==> flow/design.v <==
module two(clk, rst_n, in, valid_in, last_in, out, valid_out, last_out, ready);
	input wire clk, rst_n;
	input wire [32-1:0] in;
	input wire valid_in, last_in;
	output reg [32-1:0] out;
	output reg valid_out, last_out;
	output wire ready;
	reg [32-1:0] buff;
parameter [1:0] IDLE = 2'b00, S0 = 2'b01, S1 = 2'b10, S2 = 2'b11;
	reg [1:0] state;
	reg delay_last;
	wire we;
	wire S0_enable;
	wire S1_enable;
	wire S2_enable;
	wire S0toS1;
	wire S1toS2;
	wire S2toS1, S2toIDLE;
always @(posedge clk) begin
	if (!rst_n) begin
		state <= IDLE;
	end else begin
		case (state)
		IDLE : begin
			if (valid_in) begin
				state <= S0;
			end else begin
				state <= IDLE;
			end
		end
		S0 : begin
			if (S0toS1) begin
				state <= S1;
			end else begin
				state <= S0;
			end
		end
		S1 : begin
			if (S1toS2) begin
				state <= S2;
			end else begin
				state <= S1;
			end
		end
		S2 : begin
			if (S2toIDLE) begin
				state <= IDLE;
			end else if (S2toS1) begin
				state <= S1;
			end else begin
				state <= S2;
			end
		end
		endcase
	end
end
always @(posedge clk) begin
	if (!rst_n) begin
		buff <= 0;
		valid_out <= 0;
		last_out <= 0;
	end else begin
		if (S0_enable) begin
			buff <= in;
			valid_out <= 0;
			last_out <= 0;
		end else if (S1_enable) begin
			out <= (in > buff) ? in : buff;
			valid_out <= 1;
			last_out <= 0;
			buff <= (in > buff) ? buff : in;
		end else if (S2_enable) begin
			out <= buff;
			valid_out <= 1;
			last_out <= (S2toIDLE) ? 1 : 0;
			buff <= (we) ? in : buff;
		end else begin
			valid_out <= 0;
			last_out <= 0;
		end
	end
end
always @(posedge clk) begin
	if (!rst_n) begin
		delay_last <= 0;
	end else begin
		if (last_in) begin
			delay_last <= 1;
		end else if (S2toIDLE) begin
			delay_last <= 0;
		end else begin
			delay_last <= 0;
		end
	end
end
assign ready = (state != IDLE) & valid_in;
assign we = ready;
assign S0_enable = (state == S0) & we;
assign S1_enable = (state == S1) & we;
assign S2_enable = (state == S2);
assign S0toS1 = (state == S0) & we;
assign S1toS2 = (state == S1) & we;
assign S2toS1 = (state == S2) & we & !delay_last;
assign S2toIDLE = (state == S2) & delay_last;
endmodule
module four(clk, rst_n, in, valid_in, last_in, out, valid_out, last_out);
	input wire clk, rst_n;
	input wire [32-1:0] in;
	input wire valid_in, last_in;
	output reg [32-1:0] out;
	output reg valid_out, last_out;
	reg [32-1:0] fifo [4-1:0];
	reg [2-1:0] head;
	reg [1-1:0] tail0, tail1;
parameter [2:0] S0 = 3'b001, S1 = 3'b010, S2 = 3'b011, S3 = 3'b100, S4 = 3'b101;
	reg [2:0] state;
	reg delay_last;
	wire we;	 
	wire S0_enable, S1_enable, S2_enable, S3_enable, S4_enable;
	wire S0toS1;
	wire S1toS2, S1toS3;
	wire S2toS3, S2toS4;
	wire S3toS1, S3toS0;
	wire S4toS1, S4toS0;
	wire [32-1:0] mem0, mem1, mem2, mem3;
always @(posedge clk) begin
	if (!rst_n) begin
		state <= S0;
	end else begin
		case (state)
		S0 : begin
			if (S0toS1) begin
				state <= S1;
			end else begin
				state <= S0;
			end
		end
		S1 : begin
			if (S1toS2) begin
				state <= S2;
			end else if (S1toS3) begin
				state <= S3;
			end else begin
				state <= S1;
			end
		end
		S2 : begin
			if (S2toS3) begin
				state <= S3;
			end else if (S2toS4) begin
				state <= S4;
			end else begin
				state <= S2;
			end
		end
		S3 : begin
			if (S3toS1) begin
				state <= S1;
			end else if (S3toS0) begin
				state <= S0;
			end else begin
				state <= S3;
			end
		end
		S4 : begin
			if (S4toS1) begin
				state <= S1;
			end else if (S4toS0) begin
				state <= S0;
			end else begin
				state <= S4;
			end
		end
		endcase
	end
end
always @(posedge clk) begin
	if (!rst_n) begin
		head <= 0;
		tail0 <= 0;
		tail1 <= 0;
		valid_out <= 0;
		last_out <= 0;
	end else begin
		if (S0_enable) begin
			fifo[head] <= in;
			head <= head + 1;
		end
		else if (S1_enable) begin
			fifo[head] <= (in > fifo[tail0]) ? fifo[tail0] : in;
			out <= (in > fifo[tail0]) ? in : fifo[tail0];
			valid_out <= 1;
			last_out <= 0;
			head <= head + 1;
			tail0 <= (in > fifo[tail0]) ? tail0 : tail0 + 1;
			tail1 <= (in > fifo[tail0]) ? tail1 + 1 : tail1;
		end
		else if (S2_enable) begin
			fifo[head] <= in;
			out <= (fifo[tail1+2] > fifo[tail0]) ? fifo[tail1+2] : fifo[tail0];
			valid_out <= 1;
			last_out <= 0;
			head <= (we) ? head + 1 : head;
			tail0 <= (fifo[tail1+2] > fifo[tail0]) ? tail0 : tail0 + 1;
			tail1 <= (fifo[tail1+2] > fifo[tail0]) ? tail1 + 1 : tail1;
		end
		else if (S3_enable) begin
			fifo[head] <= in;
			out <= fifo[tail0];
			valid_out <= 1;
			last_out <= (S3toS0) ? 1 : 0;
			head <= (we && !delay_last) ? head + 1 : head;
			tail0 <= tail0 + 1;
		end
		else if (S4_enable) begin
			fifo[head] <= in;
			out <= fifo[tail1+2];
			valid_out <= 1;
			last_out <= (S4toS0) ? 1 : 0;
			head <= (we && !delay_last) ? head + 1 : head;
			tail1 <= tail1 + 1;
		end
		else begin
			valid_out <= 0;
			last_out <= 0;
		end
	end
end
always @(posedge clk) begin
	if (!rst_n) begin
		delay_last <= 0;
	end else begin
		if (last_in) begin
			delay_last <= 1;
		end else if (S3toS0 || S4toS0) begin
			delay_last <= 0;
		end else begin
			delay_last <= delay_last;
		end
	end
end
assign we = valid_in;
assign S0_enable = we & (state == S0);
assign S1_enable = (state == S1);
assign S2_enable = (state == S2);
assign S3_enable = (state == S3);
assign S4_enable = (state == S4);
assign S0toS1 = (state == S0) & (head == 1);
assign S1toS2 = (state == S1) & !(in > fifo[tail0]);
assign S1toS3 = (state == S1) & (in > fifo[tail0]) & (tail1 == 1);
assign S2toS3 = (state == S2) & (fifo[tail1+2] > fifo[tail0]) & (tail1 == 1);
assign S2toS4 = (state == S2) & !(fifo[tail1+2] > fifo[tail0]) & (tail0 == 1);
assign S3toS1 = (state == S3) & (tail0 == 1) & !delay_last;
assign S3toS0 = (state == S3) & (tail0 == 1) & delay_last;
assign S4toS1 = (state == S4) & (tail1 == 1) & !delay_last;
assign S4toS0 = (state == S4) & (tail1 == 1) & delay_last;
assign mem0 = fifo[0];
assign mem1 = fifo[1];
assign mem2 = fifo[2];
assign mem3 = fifo[3];
endmodule
module eight(clk, rst_n, in, valid_in, last_in, out, valid_out, last_out);
	input wire clk, rst_n;
	input wire [32-1:0] in;
	input wire valid_in, last_in;
	output reg [32-1:0] out;
	output reg valid_out, last_out;
	reg [32-1:0] fifo [8-1:0];
	reg [3-1:0] head;
	reg [2-1:0] tail0, tail1;
parameter [2:0] S0 = 3'b001, S1 = 3'b010, S2 = 3'b011, S3 = 3'b100, S4 = 3'b101;
	reg [2:0] state;
	reg delay_last;
	wire we;	 
	wire S0_enable, S1_enable, S2_enable, S3_enable, S4_enable;
	wire S0toS1;
	wire S1toS2, S1toS3;
	wire S2toS3, S2toS4;
	wire S3toS1, S3toS0;
	wire S4toS1, S4toS0;
	wire [32-1:0] mem0, mem1, mem2, mem3, mem4, mem5, mem6, mem7;
always @(posedge clk) begin
	if (!rst_n) begin
		state <= S0;
	end else begin
		case (state)
		S0 : begin
			if (S0toS1) begin
				state <= S1;
			end else begin
				state <= S0;
			end
		end
		S1 : begin
			if (S1toS2) begin
				state <= S2;
			end else if (S1toS3) begin
				state <= S3;
			end else begin
				state <= S1;
			end
		end
		S2 : begin
			if (S2toS3) begin
				state <= S3;
			end else if (S2toS4) begin
				state <= S4;
			end else begin
				state <= S2;
			end
		end
		S3 : begin
			if (S3toS1) begin
				state <= S1;
			end else if (S3toS0) begin
				state <= S0;
			end else begin
				state <= S3;
			end
		end
		S4 : begin
			if (S4toS1) begin
				state <= S1;
			end else if (S4toS0) begin
				state <= S0;
			end else begin
				state <= S4;
			end
		end
		endcase
	end
end
always @(posedge clk) begin
	if (!rst_n) begin
		head <= 0;
		tail0 <= 0;
		tail1 <= 0;
		valid_out <= 0;
		last_out <= 0;
	end else begin
		if (S0_enable) begin
			fifo[head] <= in;
			head <= head + 1;
		end
		else if (S1_enable) begin
			fifo[head] <= (in > fifo[tail0]) ? fifo[tail0] : in;
			out <= (in > fifo[tail0]) ? in : fifo[tail0];
			valid_out <= 1;
			last_out <= 0;
			head <= head + 1;
			tail0 <= (in > fifo[tail0]) ? tail0 : tail0 + 1;
			tail1 <= (in > fifo[tail0]) ? tail1 + 1 : tail1;
		end
		else if (S2_enable) begin
			fifo[head] <= in;
			out <= (fifo[tail1+4] > fifo[tail0]) ? fifo[tail1+4] : fifo[tail0];
			valid_out <= 1;
			last_out <= 0;
			head <= (we) ? head + 1 : head;
			tail0 <= (fifo[tail1+4] > fifo[tail0]) ? tail0 : tail0 + 1;
			tail1 <= (fifo[tail1+4] > fifo[tail0]) ? tail1 + 1 : tail1;
		end
		else if (S3_enable) begin
			fifo[head] <= in;
			out <= fifo[tail0];
			valid_out <= 1;
			last_out <= (S3toS0) ? 1 : 0;
			head <= (we && !delay_last) ? head + 1 : head;
			tail0 <= tail0 + 1;
		end
		else if (S4_enable) begin
			fifo[head] <= in;
			out <= fifo[tail1+4];
			valid_out <= 1;
			last_out <= (S4toS0) ? 1 : 0;
			head <= (we && !delay_last) ? head + 1 : head;
			tail1 <= tail1 + 1;
		end
		else begin
			valid_out <= 0;
			last_out <= 0;
		end
	end
end
always @(posedge clk) begin
	if (!rst_n) begin
		delay_last <= 0;
	end else begin
		if (last_in) begin
			delay_last <= 1;
		end else if (S3toS0 || S4toS0) begin
			delay_last <= 0;
		end else begin
			delay_last <= delay_last;
		end
	end
end
assign we = valid_in;
assign S0_enable = we & (state == S0);
assign S1_enable = (state == S1);
assign S2_enable = (state == S2);
assign S3_enable = (state == S3);
assign S4_enable = (state == S4);
assign S0toS1 = (state == S0) & (head == 3);
assign S1toS2 = (state == S1) & !(in > fifo[tail0]);
assign S1toS3 = (state == S1) & (in > fifo[tail0]) & (tail1 == 3);
assign S2toS3 = (state == S2) & (fifo[tail1+4] > fifo[tail0]) & (tail1 == 3);
assign S2toS4 = (state == S2) & !(fifo[tail1+4] > fifo[tail0]) & (tail0 == 3);
assign S3toS1 = (state == S3) & (tail0 == 3) & !delay_last;
assign S3toS0 = (state == S3) & (tail0 == 3) & delay_last;
assign S4toS1 = (state == S4) & (tail1 == 3) & !delay_last;
assign S4toS0 = (state == S4) & (tail1 == 3) & delay_last;
assign mem0 = fifo[0];
assign mem1 = fifo[1];
assign mem2 = fifo[2];
assign mem3 = fifo[3];
assign mem4 = fifo[4];
assign mem5 = fifo[5];
assign mem6 = fifo[6];
assign mem7 = fifo[7];
endmodule
module steen(clk, rst_n, in, valid_in, last_in, out, valid_out, last_out);
	input wire clk, rst_n;
	input wire [32-1:0] in;
	input wire valid_in, last_in;
	output reg [32-1:0] out;
	output reg valid_out, last_out;
	reg [32-1:0] fifo [16-1:0];
	reg [4-1:0] head;
	reg [3-1:0] tail0, tail1;
parameter [2:0] S0 = 3'b001, S1 = 3'b010, S2 = 3'b011, S3 = 3'b100, S4 = 3'b101;
	reg [2:0] state;
	reg delay_last;
	wire we;	 
	wire S0_enable, S1_enable, S2_enable, S3_enable, S4_enable;
	wire S0toS1;
	wire S1toS2, S1toS3;
	wire S2toS3, S2toS4;
	wire S3toS1, S3toS0;
	wire S4toS1, S4toS0;
	wire [32-1:0] mem0, mem1, mem2, mem3, mem4, mem5, mem6, mem7;
always @(posedge clk) begin
	if (!rst_n) begin
		state <= S0;
	end else begin
		case (state)
		S0 : begin
			if (S0toS1) begin
				state <= S1;
			end else begin
				state <= S0;
			end
		end
		S1 : begin
			if (S1toS2) begin
				state <= S2;
			end else if (S1toS3) begin
				state <= S3;
			end else begin
				state <= S1;
			end
		end
		S2 : begin
			if (S2toS3) begin
				state <= S3;
			end else if (S2toS4) begin
				state <= S4;
			end else begin
				state <= S2;
			end
		end
		S3 : begin
			if (S3toS1) begin
				state <= S1;
			end else if (S3toS0) begin
				state <= S0;
			end else begin
				state <= S3;
			end
		end
		S4 : begin
			if (S4toS1) begin
				state <= S1;
			end else if (S4toS0) begin
				state <= S0;
			end else begin
				state <= S4;
			end
		end
		endcase
	end
end
always @(posedge clk) begin
	if (!rst_n) begin
		head <= 0;
		tail0 <= 0;
		tail1 <= 0;
		valid_out <= 0;
		last_out <= 0;
	end else begin
		if (S0_enable) begin
			fifo[head] <= in;
			head <= head + 1;
		end
		else if (S1_enable) begin
			fifo[head] <= (in > fifo[tail0]) ? fifo[tail0] : in;
			out <= (in > fifo[tail0]) ? in : fifo[tail0];
			valid_out <= 1;
			last_out <= 0;
			head <= head + 1;
			tail0 <= (in > fifo[tail0]) ? tail0 : tail0 + 1;
			tail1 <= (in > fifo[tail0]) ? tail1 + 1 : tail1;
		end
		else if (S2_enable) begin
			fifo[head] <= in;
			out <= (fifo[tail1+8] > fifo[tail0]) ? fifo[tail1+8] : fifo[tail0];
			valid_out <= 1;
			last_out <= 0;
			head <= (we) ? head + 1 : head;
			tail0 <= (fifo[tail1+8] > fifo[tail0]) ? tail0 : tail0 + 1;
			tail1 <= (fifo[tail1+8] > fifo[tail0]) ? tail1 + 1 : tail1;
		end
		else if (S3_enable) begin
			fifo[head] <= in;
			out <= fifo[tail0];
			valid_out <= 1;
			last_out <= (S3toS0) ? 1 : 0;
			head <= (we && !delay_last) ? head + 1 : head;
			tail0 <= tail0 + 1;
		end
		else if (S4_enable) begin
			fifo[head] <= in;
			out <= fifo[tail1+8];
			valid_out <= 1;
			last_out <= (S4toS0) ? 1 : 0;
			head <= (we && !delay_last) ? head + 1 : head;
			tail1 <= tail1 + 1;
		end
		else begin
			valid_out <= 0;
			last_out <= 0;
		end
	end
end
always @(posedge clk) begin
	if (!rst_n) begin
		delay_last <= 0;
	end else begin
		if (last_in) begin
			delay_last <= 1;
		end else if (S3toS0 || S4toS0) begin
			delay_last <= 0;
		end else begin
			delay_last <= delay_last;
		end
	end
end
assign we = valid_in;
assign S0_enable = we & (state == S0);
assign S1_enable = (state == S1);
assign S2_enable = (state == S2);
assign S3_enable = (state == S3);
assign S4_enable = (state == S4);
assign S0toS1 = (state == S0) & (head == 7);
assign S1toS2 = (state == S1) & !(in > fifo[tail0]);
assign S1toS3 = (state == S1) & (in > fifo[tail0]) & (tail1 == 7);
assign S2toS3 = (state == S2) & (fifo[tail1+8] > fifo[tail0]) & (tail1 == 7);
assign S2toS4 = (state == S2) & !(fifo[tail1+8] > fifo[tail0]) & (tail0 == 7);
assign S3toS1 = (state == S3) & (tail0 == 7) & !delay_last;
assign S3toS0 = (state == S3) & (tail0 == 7) & delay_last;
assign S4toS1 = (state == S4) & (tail1 == 7) & !delay_last;
assign S4toS0 = (state == S4) & (tail1 == 7) & delay_last;
assign mem0 = fifo[0];
assign mem1 = fifo[1];
assign mem2 = fifo[2];
assign mem3 = fifo[3];
assign mem4 = fifo[4];
assign mem5 = fifo[5];
assign mem6 = fifo[6];
assign mem7 = fifo[7];
endmodule
module thtwo(clk, rst_n, in, valid_in, last_in, out, valid_out, last_out);
	input wire clk, rst_n;
	input wire [32-1:0] in;
	input wire valid_in, last_in;
	output reg [32-1:0] out;
	output reg valid_out, last_out;
	reg [32-1:0] fifo [32-1:0];
	reg [5-1:0] head;
	reg [4-1:0] tail0, tail1;
parameter [2:0] S0 = 3'b001, S1 = 3'b010, S2 = 3'b011, S3 = 3'b100, S4 = 3'b101;
	reg [2:0] state;
	reg delay_last;
	wire we;	 
	wire S0_enable, S1_enable, S2_enable, S3_enable, S4_enable;
	wire S0toS1;
	wire S1toS2, S1toS3;
	wire S2toS3, S2toS4;
	wire S3toS1, S3toS0;
	wire S4toS1, S4toS0;
	wire [32-1:0] mem0, mem1, mem2, mem3, mem4, mem5, mem6, mem7;
always @(posedge clk) begin
	if (!rst_n) begin
		state <= S0;
	end else begin
		case (state)
		S0 : begin
			if (S0toS1) begin
				state <= S1;
			end else begin
				state <= S0;
			end
		end
		S1 : begin
			if (S1toS2) begin
				state <= S2;
			end else if (S1toS3) begin
				state <= S3;
			end else begin
				state <= S1;
			end
		end
		S2 : begin
			if (S2toS3) begin
				state <= S3;
			end else if (S2toS4) begin
				state <= S4;
			end else begin
				state <= S2;
			end
		end
		S3 : begin
			if (S3toS1) begin
				state <= S1;
			end else if (S3toS0) begin
				state <= S0;
			end else begin
				state <= S3;
			end
		end
		S4 : begin
			if (S4toS1) begin
				state <= S1;
			end else if (S4toS0) begin
				state <= S0;
			end else begin
				state <= S4;
			end
		end
		endcase
	end
end
always @(posedge clk) begin
	if (!rst_n) begin
		head <= 0;
		tail0 <= 0;
		tail1 <= 0;
		valid_out <= 0;
		last_out <= 0;
	end else begin
		if (S0_enable) begin
			fifo[head] <= in;
			head <= head + 1;
		end
		else if (S1_enable) begin
			fifo[head] <= (in > fifo[tail0]) ? fifo[tail0] : in;
			out <= (in > fifo[tail0]) ? in : fifo[tail0];
			valid_out <= 1;
			last_out <= 0;
			head <= head + 1;
			tail0 <= (in > fifo[tail0]) ? tail0 : tail0 + 1;
			tail1 <= (in > fifo[tail0]) ? tail1 + 1 : tail1;
		end
		else if (S2_enable) begin
			fifo[head] <= in;
			out <= (fifo[tail1+16] > fifo[tail0]) ? fifo[tail1+16] : fifo[tail0];
			valid_out <= 1;
			last_out <= 0;
			head <= (we) ? head + 1 : head;
			tail0 <= (fifo[tail1+16] > fifo[tail0]) ? tail0 : tail0 + 1;
			tail1 <= (fifo[tail1+16] > fifo[tail0]) ? tail1 + 1 : tail1;
		end
		else if (S3_enable) begin
			fifo[head] <= in;
			out <= fifo[tail0];
			valid_out <= 1;
			last_out <= (S3toS0) ? 1 : 0;
			head <= (we && !delay_last) ? head + 1 : head;
			tail0 <= tail0 + 1;
		end
		else if (S4_enable) begin
			fifo[head] <= in;
			out <= fifo[tail1+16];
			valid_out <= 1;
			last_out <= (S4toS0) ? 1 : 0;
			head <= (we && !delay_last) ? head + 1 : head;
			tail1 <= tail1 + 1;
		end
		else begin
			valid_out <= 0;
			last_out <= 0;
		end
	end
end
always @(posedge clk) begin
	if (!rst_n) begin
		delay_last <= 0;
	end else begin
		if (last_in) begin
			delay_last <= 1;
		end else if (S3toS0 || S4toS0) begin
			delay_last <= 0;
		end else begin
			delay_last <= delay_last;
		end
	end
end
assign we = valid_in;
assign S0_enable = we & (state == S0);
assign S1_enable = (state == S1);
assign S2_enable = (state == S2);
assign S3_enable = (state == S3);
assign S4_enable = (state == S4);
assign S0toS1 = (state == S0) & (head == 15);
assign S1toS2 = (state == S1) & !(in > fifo[tail0]);
assign S1toS3 = (state == S1) & (in > fifo[tail0]) & (tail1 == 15);
assign S2toS3 = (state == S2) & (fifo[tail1+16] > fifo[tail0]) & (tail1 == 15);
assign S2toS4 = (state == S2) & !(fifo[tail1+16] > fifo[tail0]) & (tail0 == 15);
assign S3toS1 = (state == S3) & (tail0 == 15) & !delay_last;
assign S3toS0 = (state == S3) & (tail0 == 15) & delay_last;
assign S4toS1 = (state == S4) & (tail1 == 15) & !delay_last;
assign S4toS0 = (state == S4) & (tail1 == 15) & delay_last;
assign mem0 = fifo[0];
assign mem1 = fifo[1];
assign mem2 = fifo[2];
assign mem3 = fifo[3];
assign mem4 = fifo[4];
assign mem5 = fifo[5];
assign mem6 = fifo[6];
assign mem7 = fifo[7];
endmodule
module top(clk, rst_n, in, valid_in, last_in, out, valid_out, last_out, ready);
	input wire clk, rst_n;
	input wire [32-1:0] in;
	input wire valid_in, last_in;
	output wire [32-1:0] out;
	output wire valid_out, last_out;
	output wire ready;
	wire [32-1:0] out0, out1, out2, out3;
	wire valid_out0, valid_out1, valid_out2, valid_out3;
	wire last_out0, last_out1, last_out2, last_out3;
two tw0(.clk(clk), .rst_n(rst_n), .in(in), .valid_in(valid_in), .last_in(last_in), .out(out0), .valid_out(valid_out0), .last_out(last_out0), .ready(ready));
four f0(.clk(clk), .rst_n(rst_n), .in(out0), .valid_in(valid_out0), .last_in(last_out0), .out(out1), .valid_out(valid_out1), .last_out(last_out1));
eight e0(.clk(clk), .rst_n(rst_n), .in(out1), .valid_in(valid_out1), .last_in(last_out1), .out(out2), .valid_out(valid_out2), .last_out(last_out2));
steen s0(.clk(clk), .rst_n(rst_n), .in(out2), .valid_in(valid_out2), .last_in(last_out2), .out(out3), .valid_out(valid_out3), .last_out(last_out3));
thtwo t0(.clk(clk), .rst_n(rst_n), .in(out3), .valid_in(valid_out3), .last_in(last_out3), .out(out), .valid_out(valid_out), .last_out(last_out));
endmodule
### Reports on top

What the tools print for top, step after step.
Line numbers count from 1 in the design file above.
Library cell names are shortened.
A cell with -- has no value.

| set-up | value |
|---|---|
| top module | top |
| clock | clk |
| library | sky130hd |
| timing corner | tt_025C_1v80 |

### After elaboration

Yosys after proc, flatten, opt, wreduce and memory -nomap, before mapping. Print and check cells are not counted. Equal cells are merged and count once.
Yosys's memory passes give these memory sizes; they may raise the number of words (mostly to a power of two), join words into wider ones and drop unused or constant bits.

| operators by class | value |
|---|---|
| reductions and logical operators | 70 |
| bitwise gates (word level) | 89 |
| equal/unequal tests | 58 |
| multiplexer cells | 386 |
| $lt $le $gt $ge | 9 |
| $add $sub $neg | 16 |

Operator list:

| kind | number |
|---|---|
| 2-to-1 mux 32 bit | 132 |
| > comparator 32 bit | 9 |
| 2-to-1 mux 3 bit | 52 |
| 2-to-1 mux 1 bit | 144 |
| 2-to-1 mux 4 bit | 20 |
| AND 1 bit | 66 |
| case mux 3 bit (select 5 bit) | 4 |
| 2-to-1 mux 2 bit | 26 |
| nonzero test 5 bit | 8 |
| 2-to-1 mux 5 bit | 7 |
| == test 3 bit with constant B | 10 |
| nonzero test 3 bit | 10 |
| == test 3 x 2 -> 1 bit with constant B | 9 |
| != test 3 x 2 -> 1 bit with constant B | 8 |
| AND reduction 5 bit | 4 |
| AND reduction 3 bit | 6 |
| bitwise OR 1 bit | 16 |
| != test 2 bit with constant B | 8 |
| != test 4 x 2 -> 1 bit with constant B | 4 |
| AND reduction 4 bit | 4 |
| nonzero test 4 bit | 4 |
| logical NOT 1 bit | 13 |
| nonzero test 2 bit | 6 |
| == test 3 x 1 -> 1 bit with constant B | 4 |
| != test 3 x 1 -> 1 bit with constant B | 4 |
| adder 4 x 1 -> 4 bit with constant B | 3 |
| adder 3 x 1 -> 3 bit with constant B | 3 |
| == test 2 bit with constant B | 4 |

Other operator kinds: 20; their cells: 40.

| bit counts | value |
|---|---|
| word width x clocked read ports | 128 |
| bits in writable memories | 1,920 |
| register bits | 255 |
| output and inout port bits | 35 |
| memories | 4 |

Memory list:

| name | words | width | read ports | wr ports | line | RTL |
|---|---|---|---|---|---|---|
| t0.fifo | 32 | 32 | 2 | 1 | 588 | `reg [32-1:0] fifo [32-1:0];` |
| s0.fifo | 16 | 32 | 2 | 1 | 428 | `reg [32-1:0] fifo [16-1:0];` |
| e0.fifo | 8 | 32 | 2 | 1 | 268 | `reg [32-1:0] fifo [8-1:0];` |
| f0.fifo | 4 | 32 | 2 | 1 | 112 | `reg [32-1:0] fifo [4-1:0];` |

### Longest topological paths

Longest topological path by Yosys (ltp), each cell counted once; first at word level (registers and memories cut), then after technology mapping (sequential cells cut; the memories' decode and read muxes count).

| depth | value |
|---|---|
| word-level depth | 9 |
| ABC_AREA | 0 |
| mapped depth | 16 |
| gate-level depth less buffers | 12 |

### After synthesis

Source: synth_stat.txt of the flow (Yosys; design flattened, memories mapped). It holds for the ABC_AREA given above (unset counts as 0); a run with the other value may have another netlist.

Cell types:

| cell type | number | area in all (µm²) |
|---|---|---|
| edfxtp_1 | 2,080 | 6.25E+04 |
| mux4_2 | 512 | 1.15E+04 |
| ha_1 | 311 | 3.89E+03 |
| dfxtp_1 | 113 | 2,262.17 |
| mux2i_1 | 185 | 1.85E+03 |
| mux2_2 | 133 | 1.5E+03 |
| o21ai_0 | 221 | 1.11E+03 |
| mux2_4 | 60 | 900.864 |
| nand2_1 | 234 | 878.342 |
| a21oi_1 | 145 | 725.696 |
| inv_1 | 166 | 623.098 |
| clkbuf_1 | 160 | 600.576 |
| nor2_1 | 140 | 525.504 |
| nor2b_1 | 63 | 394.128 |
| a221oi_1 | 40 | 350.336 |
| nand4_1 | 56 | 350.336 |
| a211oi_1 | 39 | 292.781 |
| buf_2 | 53 | 265.254 |

Not listed: further types 63, cells in them 483.

| synthesis totals | value |
|---|---|
| cell count | 5,194 |
| chip area (Yosys) | 93,861.3 µm² |
| flip-flops | 2,193 |
| buffer cells | 254 |

The figures by module come from a second, unflattened synthesis with its own total; it is not the netlist above.

| unflattened totals | value |
|---|---|
| cell total of the unflattened synthesis | 5,250 |
| area (unflattened synthesis) | 94,919.8 µm² |

Rows give one instance, submodules left out.

By module:

| module | times used | area (µm²) | cells |
|---|---|---|---|
| thtwo | 1 | 43,471.7 | 1,976 |
| steen | 1 | 24,233.2 | 1,333 |
| eight | 1 | 14,014.7 | 895 |
| four | 1 | 9,547.9 | 701 |
| two | 1 | 3,652.3 | 345 |
| top | 1 | 0.0 | 0 |

### Worst setup path after synthesis

Path of least setup slack by OpenSTA after synthesis, without wires, with an ideal clock, recovery checks aside; 20% of the period is set as input and as output delay. Where synthesis merged equal registers, the netlist keeps one of their names.

| path post-synthesis | value |
|---|---|
| path type | register -> register |
| start point | reg (no name shown) |
| end point | mem t0.fifo[0][31] |
| data required time | 7.546 ns |
| delay of the path | 5.843 ns |
| slack | 2.157 ns |
| clock period | 8.0 ns |
| time at the first pin | 0.000 ns |
| data arrival time | 5.389 ns |
| stages | 16 |
| synthesis period reached | 5.843 ns |

"delay of the path" is the arrival time less input delay plus setup time.
"stages": output pins that drive a net of the path, with the launching flip-flop's if there is one; two outputs of one cell count as two.
"synthesis period reached" = period - worst setup slack (recovery checks aside). The figure is calculated, with input and output delays left at 20% of the set period.

| between the ends, post-synthesis | value |
|---|---|
| cells stage by stage | dfxtp_1 > buf_2 > buf_1 > mux4_2 > mux4_2 > inv_1 > ha_1 > and4_1 > and4bb_1 > a211o_1 > o22ai_1 > o21ai_1 > or2_2 > buf_2 > clkbuf_1 > o21ai_0 |

RTL lines, path post-synthesis:

| element | line | RTL |
|---|---|---|
| end, declared | 588 | `reg [32-1:0] fifo [32-1:0];` |

No chain of elaborated cells between the ends is given.

### Path in the finished layout

Path of least setup slack in the final report of stored run 1 (OpenROAD, finished layout, wires in). Where an end is a register, its clock arrival counts in the times.

| path post-layout | value |
|---|---|
| path type | register -> register |
| start point | reg (no name shown) |
| end point | mem t0.fifo[3][30] |
| clock period | 6.17 ns |
| data arrival time | 6.37 ns |
| stages | 14 |
| slack | 0.53 ns |
| time at the first pin | 0.88 ns |
| data required time | 6.89 ns |

| between the ends, post-layout | value |
|---|---|
| cells stage by stage | dfxtp_4 > buf_4 > mux4_2 > mux4_2 > inv_1 > ha_1 > nand4_1 > and4bb_1 > nor2b_1 > o31a_1 > o21ai_1 > or2_2 > o21ai_1 > buf_4 |

RTL lines, path post-layout:

| element | line | RTL |
|---|---|---|
| end, declared | 588 | `reg [32-1:0] fifo [32-1:0];` |

No chain of elaborated cells between the ends is given.

Appendix: measured runs

Flow measurements of top on sky130hd: 5 stored runs with different settings, listed in no order. Input and output delays are each 20% of the period that was set; the output load is 0.01 pF.
"period achieved" means the clock period less the worst setup slack. The figure is calculated, with input and output delays left at 20% of the set period.
"time used up by the worst setup path" means the part of the period allowed to the worst setup path (the constraints hold back 20% at inputs and 20% at outputs) less its slack; where the path has registers, the arrival times of their clocks count too.
"total power of the final layout": no workload was simulated; the value follows from the tool's default switching activity.

#### Stored run 1

| setting | value |
|---|---|
| CORE_UTILIZATION | `40` |
| period_ns | `6.17` |
| CAP_MARGIN | `20` |
| CORE_MARGIN | `2` |
| SLEW_MARGIN | `20` |

| result | value |
|---|---|
| Yosys chip area after synthesis | 93,861.3 µm² |
| area inside the die boundary | 238,544.0 µm² |
| std-cell area (final layout) | 107,581.0 µm² |
| post-layout utilization | 0.462 |
| worst setup slack after layout | 0.527 ns |
| total negative slack on setup checks | 0.000 ns |
| worst hold slack in the final report | 0.470 ns |
| total power of the final layout | 30.908 mW |
| period achieved | 5.643 ns |
| time used up by the worst setup path | 5.64 ns |
| worst path kind | register -> register |

#### Stored run 2

| setting | value |
|---|---|
| CAP_MARGIN | `40` |
| CORE_UTILIZATION | `40` |
| GPL_ROUTABILITY_DRIVEN | `0` |
| TNS_END_PERCENT | `70` |
| period_ns | `8.0` |
| CORE_MARGIN | `2` |
| SLEW_MARGIN | `20` |

| result | value |
|---|---|
| Yosys chip area after synthesis | 93,861.3 µm² |
| area inside the die boundary | 238,544.0 µm² |
| std-cell area (final layout) | 107,154.0 µm² |
| post-layout utilization | 0.46 |
| worst setup slack after layout | 2.083 ns |
| total negative slack on setup checks | 0.000 ns |
| worst hold slack in the final report | 0.467 ns |
| total power of the final layout | 23.444 mW |
| period achieved | 5.917 ns |
| time used up by the worst setup path | 5.92 ns |
| worst path kind | register -> register |

#### Stored run 3

| setting | value |
|---|---|
| CAP_MARGIN | `40` |
| CELL_PAD_IN_SITES_DETAIL_PLACEMENT | `2` |
| CELL_PAD_IN_SITES_GLOBAL_PLACEMENT | `3` |
| CORE_MARGIN | `7` |
| CORE_UTILIZATION | `38` |
| CTS_CLUSTER_SIZE | `21` |
| GPL_ROUTABILITY_DRIVEN | `1` |
| GPL_TIMING_DRIVEN | `0` |
| MIN_ROUTING_LAYER | `met1` |
| PLACE_DENSITY | `0.95` |
| SETUP_SLACK_MARGIN | `-0.73` |
| TNS_END_PERCENT | `70` |
| period_ns | `8.0` |
| SLEW_MARGIN | `20` |

| result | value |
|---|---|
| Yosys chip area after synthesis | 93,861.3 µm² |
| area inside the die boundary | 261,116.0 µm² |
| std-cell area (final layout) | 110,631.0 µm² |
| post-layout utilization | 0.45 |
| worst setup slack after layout | -0.529 ns |
| total negative slack on setup checks | -212.252 ns |
| worst hold slack in the final report | 0.480 ns |
| total power of the final layout | 24.752 mW |
| period achieved | 8.529 ns |
| time used up by the worst setup path | 8.53 ns |
| worst path kind | register -> register |

#### Stored run 4

| setting | value |
|---|---|
| CAP_MARGIN | `30` |
| CORE_ASPECT_RATIO | `1.03` |
| CORE_MARGIN | `2` |
| CORE_UTILIZATION | `43` |
| CTS_CLUSTER_DIAMETER | `112` |
| MAX_ROUTING_LAYER | `met5` |
| PLACE_DENSITY_LB_ADDON | `0.28` |
| SETUP_SLACK_MARGIN | `1.21` |
| period_ns | `5.64` |
| SLEW_MARGIN | `20` |

| result | value |
|---|---|
| Yosys chip area after synthesis | 93,861.3 µm² |
| area inside the die boundary | 222,036.0 µm² |
| std-cell area (final layout) | 112,082.0 µm² |
| post-layout utilization | 0.515 |
| worst setup slack after layout | 0.781 ns |
| total negative slack on setup checks | 0.000 ns |
| worst hold slack in the final report | 0.468 ns |
| total power of the final layout | 33.895 mW |
| period achieved | 4.859 ns |
| time used up by the worst setup path | 4.86 ns |
| worst path kind | register -> register |

#### Stored run 5

| setting | value |
|---|---|
| ABC_AREA | `1` |
| CAP_MARGIN | `15` |
| CELL_PAD_IN_SITES_GLOBAL_PLACEMENT | `1` |
| CORE_ASPECT_RATIO | `1.68` |
| CORE_MARGIN | `2` |
| CORE_UTILIZATION | `57` |
| CTS_CLUSTER_DIAMETER | `196` |
| GPL_ROUTABILITY_DRIVEN | `0` |
| GPL_TIMING_DRIVEN | `0` |
| MAX_ROUTING_LAYER | `met4` |
| MIN_ROUTING_LAYER | `met1` |
| PLACE_DENSITY_LB_ADDON | `0.09` |
| SETUP_SLACK_MARGIN | `1.01` |
| SLEW_MARGIN | `25` |
| period_ns | `11.0` |

| result | value |
|---|---|
| Yosys chip area after synthesis | 96,420.0 µm² |
| area inside the die boundary | 172,575.0 µm² |
| std-cell area (final layout) | 110,146.0 µm² |
| post-layout utilization | 0.655 |
| worst setup slack after layout | 3.824 ns |
| total negative slack on setup checks | 0.000 ns |
| worst hold slack in the final report | 0.449 ns |
| total power of the final layout | 16.048 mW |
| period achieved | 7.176 ns |
| time used up by the worst setup path | 2.78 ns |
| worst path kind | input -> output |
